==> flow/design.v <==
module RSA_IP #(parameter WIDTH = 3) (
    IN_P, IN_Q, IN_E,
    OUT_N, OUT_D 
);
input  [WIDTH-1:0]   IN_P, IN_Q;
input  [WIDTH*2-1:0] IN_E;
output [WIDTH*2-1:0] OUT_N, OUT_D;
genvar k ; 
assign OUT_N = IN_P * IN_Q ;
wire [WIDTH*2-2:0] phi_N ;
assign phi_N = (IN_P - 1) * (IN_Q - 1) ;
wire        [WIDTH*2-2:0] r        [0:2*WIDTH-1] ;
wire signed [WIDTH*2-1:0] t        [0:2*WIDTH-1] ;
wire        [4:0]         quotient [0:2*WIDTH-1] ;
assign r[0] = phi_N ;
assign t[0] = 0 ;
assign quotient[0] = 0 ;
assign r[1] = IN_E ;
assign t[1] = 1 ;
assign quotient[1] = 0 ;
generate
	for (k=2 ; k< (2*WIDTH) ; k=k+1) begin : gen_d_level
		assign quotient[k] = r[k-2]  /  r[k-1] ; 
		assign t[k] = (r[k-1] ==1)? t[k-1]         : t[k-2]  - quotient[k] * t[k-1] ;
		assign r[k] = (r[k-1] ==1)? 1 				: r[k-2]  - quotient[k] * r[k-1] ;
	end
endgenerate
assign OUT_D =(t[(2*WIDTH)-1] > 0 ) ? t[(2*WIDTH)-1] : t[(2*WIDTH)-1] + phi_N; 
endmodule
module RSA_TOP (
    clk, rst_n, in_valid,
    in_p, in_q, in_e, in_c,
    out_valid, out_m
);
input clk, rst_n, in_valid;
input [3:0] in_p, in_q;
input [7:0] in_e, in_c;
output reg out_valid;
output reg [7:0] out_m;
parameter WIDTH = 4 ;
parameter ST_IN = 0 ;
parameter ST_OUT = 1 ;  
reg current_state  ;
reg next_state  ;
reg  [WIDTH*2-1:0] c_text , c_wait_1 ;
reg  [WIDTH-1  :0] get_p, get_q ;
reg  [WIDTH*2-1:0] get_e ;
reg  [WIDTH*2-1:0] decrypted_text  ;
reg  [WIDTH*2-1:0] decrypted_text_wait_1  ;
wire [WIDTH*2-1:0] OUT_D, OUT_N ;
reg  [WIDTH*2-1:0] private_D , private_N ;
reg  [2:0] count_number ;
reg  [2:0] count_out ; 
integer i  ;
reg count_1 ;
always@(posedge clk, negedge rst_n)
begin
	if(!rst_n)
		begin
			count_1 <= 'd0 ;
		end
	else if (current_state == ST_IN)
		begin
			if (in_valid) begin
				if(count_1 !=1) 
					count_1 <= count_1 + 'd1 ;
			end
		end
	else
		count_1 <= 'd0 ;
end	
reg [2:0] count_8 ;
always@(posedge clk, negedge rst_n)
begin
	if(!rst_n)
		begin
			count_8 <= 'd0 ;
		end
	else if (current_state == ST_IN)
		begin
			if (in_valid) begin
				count_8 <= count_8 + 'd1 ;
			end
		end
	else if (current_state == ST_OUT)
		begin
			count_8 <= count_8 + 'd1 ;
		end
	else
		count_8 <= 'd0 ;
end
always@(posedge clk, negedge rst_n)
begin
	if(!rst_n)
		begin
			get_e <='d0;
			get_p <='d0;
			get_q <='d0;
		end
	else 
		begin
			if (count_1 == 0)
				begin
					get_e <= in_e ;
					get_p <= in_p ;
					get_q <= in_q ;
				end
		end	
end
always@(posedge clk, negedge rst_n)
begin
	if(!rst_n)
		begin
				c_text <= 'd0;
		end
	else if (current_state == ST_IN)
		begin
			if(in_valid ) 
				c_text <= in_c;
		end
end
always@ (posedge clk , negedge rst_n )begin
	if (!rst_n )begin
		c_wait_1 <= 'd0 ;
	end else begin
		c_wait_1 <= c_text ;
	end
end
always@(posedge clk, negedge rst_n)
begin
	if(!rst_n)begin
			private_D <= 'd0;
			private_N <= 'd0;
	end
	else if (current_state == ST_IN)begin
			if (count_1 == 1)begin
				private_D <= OUT_D;
				private_N <= OUT_N;
			end
	end
end
RSA_IP #(.WIDTH(WIDTH)) U0 ( .IN_P(get_p) , .IN_Q(get_q) , .IN_E(get_e) , .OUT_N (OUT_N) , .OUT_D (OUT_D) )  ; 
wire [WIDTH*2-1:0] a0 , a1  ;
wire [WIDTH*4-1:0] a0_square ;
assign a0 = c_wait_1 % private_N ;	 
assign a0_square = a0*a0 ;  
assign a1 = (a0_square)  % private_N ;	 
reg [WIDTH*2-1:0] pipe_a0 , pipe_a1 ;
always@(posedge clk , negedge rst_n)begin
	if (!rst_n)begin
		pipe_a0    <= 'd0 ;
		pipe_a1    <= 'd0 ;
	end else begin
		pipe_a0 <= a0 ;
		pipe_a1 <= a1 ;
	end
end
wire [WIDTH*2-1:0] a0_a1_value ; 
reg [WIDTH*2-1:0] tmp_1_to_2 ;
wire [WIDTH*2-1:0] a2, a3 ;
wire [WIDTH*4-1:0] pipe_a1_square  ;
wire [WIDTH*4-1:0] a2_square   ;
wire [WIDTH*4-1:0] pipe_a0_mult_a1 ;
assign pipe_a1_square  = (pipe_a1 * pipe_a1) ;
assign pipe_a0_mult_a1 = (pipe_a0 * pipe_a1) ; 
assign a2_square   = (a2      * a2 ) ; 
assign a0_a1_value = (pipe_a0_mult_a1  ) % private_N ; 
assign a2          = (pipe_a1_square   ) % private_N ;
assign a3      = (a2_square    ) % private_N ; 
always@(*)begin
	if (private_D[0] == 1  && private_D[1] == 1)begin
		tmp_1_to_2 = a0_a1_value ;
	end else if (private_D[0] == 1  && private_D[1] == 0)begin
		tmp_1_to_2 = pipe_a0 ;
	end else if (private_D[0] == 0  && private_D[1] == 1)begin
		tmp_1_to_2 = pipe_a1 ;
	end else begin   
		tmp_1_to_2 = 0 ;
	end
end
reg [WIDTH*2-1:0] pipe_a3 , pipe_tmp1 , pipe_a2;
always@(posedge clk , negedge rst_n)begin
	if (!rst_n)begin
		pipe_a3    <= 'd0 ;
		pipe_tmp1  <= 'd0 ;
		pipe_a2    <= 'd0 ;
	end else begin
		pipe_tmp1  <= tmp_1_to_2 ;
		pipe_a3    <= a3 ;
		pipe_a2    <= a2 ; 
	end
end
reg [WIDTH*2-1:0] tmp_2_to_3 ;
wire [WIDTH*2-1:0] a4, a5 ;
wire [WIDTH*4-1:0] pipe_a3_square  ;
wire [WIDTH*4-1:0] tmp_a4_square   ;
assign pipe_a3_square  = (pipe_a3 * pipe_a3 ) ;
assign tmp_a4_square   = (a4  * a4  ) ;
assign a4 = (pipe_a3_square )%private_N ; 
assign a5 = (tmp_a4_square  )%private_N ;
wire [WIDTH*4-1:0] pipe_a2_a3 ;
assign pipe_a2_a3 = pipe_a2 * pipe_a3 ; 
wire [WIDTH*2-1:0] a2_a3_value ;
assign a2_a3_value = pipe_a2_a3% private_N ; 
always@(*)begin
	if (private_D[2] == 1  && private_D[3] == 1)begin
		tmp_2_to_3 = a2_a3_value ;
	end else if (private_D[2] == 1  && private_D[3] == 0)begin
		tmp_2_to_3 = pipe_a2 ;
	end else if (private_D[2] == 0  && private_D[3] == 1)begin
		tmp_2_to_3 = pipe_a3 ;
	end else begin   
		tmp_2_to_3 = 0 ;
	end
end
reg [WIDTH*2-1:0] pipe_a5 , pipe_tmp2_0 , pipe_a4 , pipe_tmp2_1 ;
reg in_valid_3 ; 
always@(posedge clk , negedge rst_n)begin
	if (!rst_n)begin
		pipe_a5        <= 'd0 ;
		pipe_a4        <= 'd0 ;
		pipe_tmp2_0    <= 'd0 ;
		pipe_tmp2_1    <= 'd0 ;
	end else begin
		pipe_a5      <= a5 ;
		pipe_a4      <= a4 ;
		pipe_tmp2_0  <= pipe_tmp1 ; 
		pipe_tmp2_1  <= tmp_2_to_3 ; 
	end
end
reg [WIDTH*2-1:0] tmp_3_to_4_0 , tmp_3_to_4_1 ;
wire [WIDTH*2-1:0] a6 ;
wire [WIDTH*4-1:0] pipe_a5_square ;
assign pipe_a5_square = (pipe_a5 * pipe_a5 ) ;
assign a6     = (pipe_a5_square)%private_N ; 
wire [WIDTH*4-1:0] pipe_a4_a5 ;
assign pipe_a4_a5  = pipe_a4 * pipe_a5 ; 
wire [WIDTH*2-1:0] a4_a5_value ;
assign a4_a5_value = pipe_a4_a5 % private_N ; 
wire [WIDTH*4-1:0] pipe_tmp0_tmp1 ;
assign pipe_tmp0_tmp1 = pipe_tmp2_0 * pipe_tmp2_1 ; 
wire [WIDTH*2-1:0] tmp0_tmp1_value ;
assign tmp0_tmp1_value = pipe_tmp0_tmp1 % private_N ; 
always@(*)begin    
	if (private_D[4] == 1  && private_D[5] == 1)begin
		tmp_3_to_4_0 = a4_a5_value ;
	end else if (private_D[4] == 1  && private_D[5] == 0)begin
		tmp_3_to_4_0 = pipe_a4 ;
	end else if (private_D[4] == 0  && private_D[5] == 1)begin
		tmp_3_to_4_0 = pipe_a5 ;
	end else begin   
		tmp_3_to_4_0 = 0 ;
	end
end
always@(*)begin
	if (pipe_tmp2_0 == 0  && pipe_tmp2_1 == 0)begin
		tmp_3_to_4_1 = 0 ;
	end else if (pipe_tmp2_0 == 0 ) begin
		tmp_3_to_4_1 = pipe_tmp2_1 ;
	end else if (pipe_tmp2_1 == 0)begin
		tmp_3_to_4_1 = pipe_tmp2_0 ;
	end else begin  
		tmp_3_to_4_1 = tmp0_tmp1_value ;
	end
end
reg [WIDTH*2-1:0] pipe_a6 , pipe_tmp3_0 , pipe_tmp3_1 ;
always@(posedge clk , negedge rst_n)begin
	if (!rst_n)begin
		pipe_a6	     <= 'd0 ;
		pipe_tmp3_0  <= 'd0 ;
	 	pipe_tmp3_1  <= 'd0 ; 
	end else begin
		pipe_a6	      <= a6 ;
		pipe_tmp3_0   <= tmp_3_to_4_0 ; 
		pipe_tmp3_1   <= tmp_3_to_4_1 ; 
	end
end
reg [WIDTH*2-1:0] tmp_4_to_5 ; 
wire [WIDTH*4-1:0] pipe_tmp3_0_tmp3_1 ;
assign pipe_tmp3_0_tmp3_1 = pipe_tmp3_0 * pipe_tmp3_1 ;
wire [WIDTH*2-1:0] tmp3_0_tmp3_1_value ;
assign  tmp3_0_tmp3_1_value = pipe_tmp3_0_tmp3_1 % private_N ; 
always@(*)begin
	if (pipe_tmp3_0 == 0  && pipe_tmp3_1 == 0)begin
		tmp_4_to_5 = 0 ;
	end else if (pipe_tmp3_0 == 0 ) begin
		tmp_4_to_5 = pipe_tmp3_1 ;
	end else if (pipe_tmp3_1 == 0)begin
		tmp_4_to_5 = pipe_tmp3_0 ;
	end else begin  
		tmp_4_to_5 = tmp3_0_tmp3_1_value ;
	end
end
reg [WIDTH*2-1:0] pipe_tmp5_0, pipe_tmp5_1 ;
always@(posedge clk , negedge rst_n)begin
	if (!rst_n)begin
		pipe_tmp5_0 <= 'd0 ;
		pipe_tmp5_1 <= 'd0 ;
	end else begin
		pipe_tmp5_0 <= pipe_a6 ;
		pipe_tmp5_1 <= tmp_4_to_5 ; 
	end
end
reg [WIDTH*2-1:0] tmp_5_to_6 ; 
wire [WIDTH*4-1:0] pipe_tmp5_0_tmp5_1 ;
assign pipe_tmp5_0_tmp5_1 = pipe_tmp5_0 * pipe_tmp5_1 ;
wire [WIDTH*2-1:0] tmp5_0_tmp5_1_value ;
assign tmp5_0_tmp5_1_value = pipe_tmp5_0_tmp5_1 % private_N ; 
always@(*)begin
	if (private_D[6] == 0  && pipe_tmp5_1 == 0)begin
		tmp_5_to_6 = 0 ;
	end else if (private_D[6] == 0 ) begin
		tmp_5_to_6 = pipe_tmp5_1 ;
	end else if (pipe_tmp5_1 == 0)begin
		tmp_5_to_6 = pipe_tmp5_0 ;
	end else begin  
		tmp_5_to_6 = tmp5_0_tmp5_1_value ;
	end
end
always@(posedge clk , negedge rst_n)begin
	if (!rst_n)begin
		decrypted_text <= 'd0 ;
	end else begin
		decrypted_text <= tmp_5_to_6 ; 
	end
end
always@(posedge clk , negedge rst_n)
begin
	if(!rst_n)
		begin
			out_valid <= 'd0; 
			out_m     <= 'd0; 
		end
	else if (current_state == ST_OUT)
		begin
			out_valid <= 'd1 ;
			out_m	  <= decrypted_text ;
		end
	else 
		begin
			out_valid <= 'd0 ;
			out_m	  <= 'd0 ;
		end
end
always@ (posedge clk , negedge rst_n)
begin
	if (!rst_n ) begin
		current_state <= ST_IN ;
	end else begin
		current_state <= next_state ;
	end
end
always@(*)begin
	case(current_state)
		ST_IN : begin
				if (count_8 == 7 )
					next_state = ST_OUT ; 
				else 
					next_state = ST_IN ; 
		end
		ST_OUT : begin
				if (count_8 == 7)
					next_state = ST_IN ;
				else 
					next_state = ST_OUT ; 
		end
		default : next_state = ST_IN ; 
	endcase
end
endmodule
Step by step through the tools: RSA_TOP
The steps from the RTL of RSA_TOP to its reports follow in flow order.
Lines are those of the file above, counted from 1.
Cell names lack the library's common part.
A cell with -- has no value.

design
  top module = RSA_TOP
  clock input = clk
  cell library = sky130hd
  corner = tt_025C_1v80

After elaboration
Yosys after proc, flatten, opt, wreduce and memory -nomap, before mapping. Print and check cells are not counted. Equal cells are merged and count once.

operators by class
  divide/modulo/power cells = 19
  order comparisons = 1
  equal/unequal tests = 7
  multipliers = 24
  $add $sub $neg = 16
  multiplexer cells = 40
  bitwise logic cells = 8
  reduce/logical cells = 20
  shift-type cells = 0

operator list
  cell                                                    number
  modulo 16 x 8 -> 16 bit                                 12
  multiplier 8 x 8 -> 16 bit                              12
  multiplier 32 x 32 -> 7 bit                             1
  divider 7 x 7 -> 7 bit                                  6
  multiplier 5 x 8 -> 8 bit                               5
  2-to-1 mux 8 bit                                        25
  multiplier 5 x 7 -> 7 bit                               5
  modulo 8 x 8 -> 8 bit                                   1
  == test 7 x 1 -> 1 bit with constant B                  6
  2-to-1 mux 7 bit                                        6
  zero test 8 bit                                         5
  subtractor 7 bit                                        5
  multiplier 4 x 4 -> 8 bit                               1
  subtractor 8 bit                                        4
  logical AND 1 bit                                       12
  subtractor 4 x 1 -> 5 bit with constant B               2
  subtractor 1 x 8 -> 8 bit with constant A               1
  NOT 1 bit                                               8
  greater-than comparator 8 x 1 -> 1 bit with constant B  1
  adder 7 bit                                             1
  subtractor 1 x 5 -> 6 bit with constant A               1
  2-to-1 mux 3 bit                                        2
  2-to-1 mux 1 bit                                        6
  AND reduction 2 bit                                     2
  adder 3 x 1 -> 3 bit with constant B                    1
  == test 3 bit with constant B                           1
  nonzero test 2 bit                                      1
  case mux 1 bit (select 2 bit)                           1
  adder 1 bit with constant B                             1

storage and ports
  memories = 0
  latch bits = 0
  ROM bits = 0
  cells after elaboration = 162
  memory bits (writable) = 0
  register bits after elaboration = 180
  word width x clocked read ports = 0

Longest topological paths
Depth = most cells in a row (Yosys ltp): at word level without a register or memory, in the mapped netlist without a sequential cell, where the memories' decode and read muxes count.

logic depth
  word-level depth = 28
  ABC_AREA = 1
  mapped depth = 474
  depth with buffers taken out = 452

After synthesis
Source: synth_stat.txt of the flow (Yosys; design flattened, memories mapped). It holds for the ABC_AREA given above (unset counts as 0); a run with the other value may have another netlist.

cells by type
  cell      number  area in all (um2)
  ha_1      1973    2.47E+04
  nand2_1   3451    1.3E+04
  fa_1      527     1.06E+04
  inv_1     2585    9.7E+03
  o21ai_0   1326    6.64E+03
  xor2_1    641     5.61E+03
  xnor2_1   630     5.52E+03
  dfrtp_1   180     4504.32
  nor2_1    1029    3.86E+03
  a21oi_1   733     3.67E+03
  a21o_1    391     2.94E+03
  nand3_1   457     2.29E+03
  o21bai_1  202     1.52E+03
  clkbuf_1  274     1.03E+03
  or2_2     158     988.448
  o31ai_1   102     765.734
  nor3_1    147     735.706
  nand3_2   70      700.672

Other cell types: 63; their cells: 926.

synthesis totals
  mapped flip-flops = 180
  sequential part of the area = 4504.3 um2
  cell count = 15802
  chip area (Yosys) = 105356.0 um2

Worst setup path after synthesis
OpenSTA on the mapped netlist: ideal clock, no wires. The path of least setup slack (recovery checks aside). Input and output delay are each 20% of the period. Register names are those of the netlist, which keeps one name where synthesis merged equal registers.

path post-synthesis
  path kind = register to register
  start point = reg get_q[0]
  end point = reg private_D[6]
  setup time = 0.117 ns
  period = 90.0 ns
  delay of the path = 69.381 ns
  arrival = 69.264 ns
  time at the first pin = 0.000 ns
  stages = 422
  path slack = 20.619 ns
  synthesis period reached = 69.381 ns

"delay of the path" = arrival - input delay + setup time.
"stages" counts driving pins, that of a launching flip-flop among them; a cell with two outputs on the path counts twice.
"synthesis period reached" = period - worst setup slack (recovery checks aside). The figure is calculated, with input and output delays left at 20% of the set period.
Between the ends stands the longest chain of elaborated cells between them, by number of cells; it is not shown to be the way that was timed. Of several equally long chains one is given.
Each line given opens the expression or statement behind the cell; cells for indexed reads and writes are added by Yosys, which also makes memories of some case tables.

between the ends, post-synthesis
  cells stage by stage = dfrtp_1 > buf_4 > inv_2 > ha_1 > or2_2 > fa_1 > inv_1 > ha_1 > fa_1 > fa_1 > ha_1 > a21oi_1 > o21ai_0 > xnor2_1 > inv_1 > ha_1 > a31oi_1 > ha_1 > [... 386 more ...] > fa_1 > inv_1 > fa_1 > fa_1 > inv_1 > ha_1 > a21oi_1 > nor2_1 > nor2_1 > xor2_1 > o21ai_1 > nor3_1 > a21oi_1 > nand2_1 > nand2_1 > nand2_1 > nand2_1 > nand2_1
  length of the longest elaborated chain = 28
  elaborated cells on any way between the ends = 48

RTL lines, path post-synthesis
  item                         RTL line  text
  start: declaration           46        reg  [WIDTH-1  :0] get_p, get_q ;
  start: assignment            98        get_q <='d0;
  start: assignment            106       get_q <= in_q ;
  subtractor 4 x 1 -> 5 bit    11        assign phi_N = (IN_P - 1) * (IN_Q - 1) ;
  multiplier 32 x 32 -> 7 bit  11
  divider 7 x 7 -> 7 bit       23        assign quotient[k] = r[k-2] / r[k-1] ;
  multiplier 5 x 7 -> 7 bit    25        assign r[k] = (r[k-1] ==1)? 1 : r[k-2] - quotient[k] * r[k-1] ;
  subtractor 7 bit             25
  2-to-1 mux 7 bit             25
  divider 7 x 7 -> 7 bit       23
  [... 14 more ...]            --
  2-to-1 mux 7 bit             25
  divider 7 x 7 -> 7 bit       23
  multiplier 5 x 8 -> 8 bit    24        assign t[k] = (r[k-1] ==1)? t[k-1] : t[k-2] - quotient[k] * t[k-1] ;
  subtractor 8 bit             24
  2-to-1 mux 8 bit             24
  adder 7 bit                  28        assign OUT_D =(t[(2*WIDTH)-1] > 0 ) ? t[(2*WIDTH)-1] : t[(2*WIDTH)-1] + phi_N;
  2-to-1 mux 7 bit             28
  end: assignment              132       private_D <= 'd0;
  end: assignment              137       private_D <= OUT_D;

Path in the finished layout
From the final timing report of record 1: the path of least setup slack in the routed layout; clock arrival at registers is part of the times.

path after layout
  path kind = register to register
  start point = reg get_p[1]
  end point = reg private_D[5]
  arrival = 65.20 ns
  period = 53.3 ns
  stages = 404
  time at the first pin = 0.58 ns
  setup time = 0.10 ns
  path slack = -11.41 ns

Between the ends stands the longest chain of elaborated cells between them, by number of cells; it is not shown to be the way that was timed. Of several equally long chains one is given.

between the ends, after layout
  cells stage by stage = dfrtp_1 > inv_2 > nand3_4 > xor2_2 > inv_1 > or2_4 > fa_1 > inv_2 > ha_4 > fa_1 > fa_1 > ha_4 > nand2_2 > o21ai_2 > xnor2_2 > inv_2 > ha_4 > a31oi_4 > [... 368 more ...] > ha_1 > xor2_1 > ha_2 > or2_2 > xnor2_1 > nand2_1 > o21ai_1 > inv_1 > ha_1 > a21oi_1 > and2_1 > inv_1 > a21oi_1 > o21ai_1 > xnor2_1 > nand2_2 > nand3_1 > nand2_1
  length of the longest elaborated chain = 28
  elaborated cells on any way between the ends = 48

RTL lines, path after layout
  item                         RTL line  text
  start: declaration           46        reg  [WIDTH-1  :0] get_p, get_q ;
  start: assignment            97        get_p <='d0;
  start: assignment            105       get_p <= in_p ;
  subtractor 4 x 1 -> 5 bit    11        assign phi_N = (IN_P - 1) * (IN_Q - 1) ;
  multiplier 32 x 32 -> 7 bit  11
  divider 7 x 7 -> 7 bit       23        assign quotient[k] = r[k-2] / r[k-1] ;
  multiplier 5 x 7 -> 7 bit    25        assign r[k] = (r[k-1] ==1)? 1 : r[k-2] - quotient[k] * r[k-1] ;
  subtractor 7 bit             25
  2-to-1 mux 7 bit             25
  divider 7 x 7 -> 7 bit       23
  [... 14 more ...]            --
  2-to-1 mux 7 bit             25
  divider 7 x 7 -> 7 bit       23
  multiplier 5 x 8 -> 8 bit    24        assign t[k] = (r[k-1] ==1)? t[k-1] : t[k-2] - quotient[k] * t[k-1] ;
  subtractor 8 bit             24
  2-to-1 mux 8 bit             24
  adder 7 bit                  28        assign OUT_D =(t[(2*WIDTH)-1] > 0 ) ? t[(2*WIDTH)-1] : t[(2*WIDTH)-1] + phi_N;
  2-to-1 mux 7 bit             28
  end: assignment              132       private_D <= 'd0;
  end: assignment              137       private_D <= OUT_D;

Memo
Re: implementation data of RSA_TOP

3 stored runs of RSA_TOP in the flow (synthesis by Yosys, layout by OpenROAD, sky130hd cells), in arbitrary order. Constraints: input delay and output delay 20% of the set period each, output load 0.01 pF.
"achieved clock period (ns)" = clock period - worst setup slack. The figure is calculated, with input and output delays left at 20% of the set period.
"worst setup path time (ns)": the worst setup path's part of the clock period (all of it between registers, 20% less for each end at a port) less its slack. A launch clock that arrives late makes it longer, a capture clock that arrives late makes it shorter.

settings of record 1
{
  "ABC_AREA": 1,
  "CELL_PAD_IN_SITES_DETAIL_PLACEMENT": 1,
  "CELL_PAD_IN_SITES_GLOBAL_PLACEMENT": 1,
  "CTS_CLUSTER_SIZE": 31,
  "GPL_ROUTABILITY_DRIVEN": 0,
  "MAX_ROUTING_LAYER": "met4",
  "SLEW_MARGIN": 40,
  "period_ns": 53.3,
  "CAP_MARGIN": 20,
  "CORE_MARGIN": 2,
  "CORE_UTILIZATION": 40
}
report of record 1
yosys chip area after synthesis (um^2): 105356.0
finish__design__die__area: 267511.0
finish__design__instance__area__stdcell: 143409.0
finish__timing__setup__ws: -11.414
finish__timing__setup__tns: -172.603
achieved clock period (ns): 64.714
worst setup path time (ns): 64.71
worst setup path kind: register to register

settings of record 2
{
  "CELL_PAD_IN_SITES_DETAIL_PLACEMENT": 0,
  "CELL_PAD_IN_SITES_GLOBAL_PLACEMENT": 3,
  "CORE_ASPECT_RATIO": 0.86,
  "CORE_MARGIN": 4,
  "CORE_UTILIZATION": 41,
  "GPL_ROUTABILITY_DRIVEN": 0,
  "GPL_TIMING_DRIVEN": 0,
  "MIN_ROUTING_LAYER": "met2",
  "PLACE_DENSITY_LB_ADDON": 0.01,
  "SLEW_MARGIN": 5,
  "period_ns": 52.1,
  "CAP_MARGIN": 20
}
report of record 2
yosys chip area after synthesis (um^2): 106363.3
finish__design__die__area: 267660.0
finish__design__instance__area__stdcell: 134647.0
finish__timing__setup__ws: -23.211
finish__timing__setup__tns: -398.250
achieved clock period (ns): 75.311
worst setup path time (ns): 75.31
worst setup path kind: register to register

settings of record 3
{
  "CORE_UTILIZATION": 55,
  "period_ns": 85.7,
  "CAP_MARGIN": 20,
  "CORE_MARGIN": 2,
  "SLEW_MARGIN": 20
}
report of record 3
yosys chip area after synthesis (um^2): 106363.3
finish__design__die__area: 196923.0
finish__design__instance__area__stdcell: 111655.0
finish__timing__setup__ws: 5.029
finish__timing__setup__tns: 0.000
achieved clock period (ns): 80.671
worst setup path time (ns): 80.67
worst setup path kind: register to register
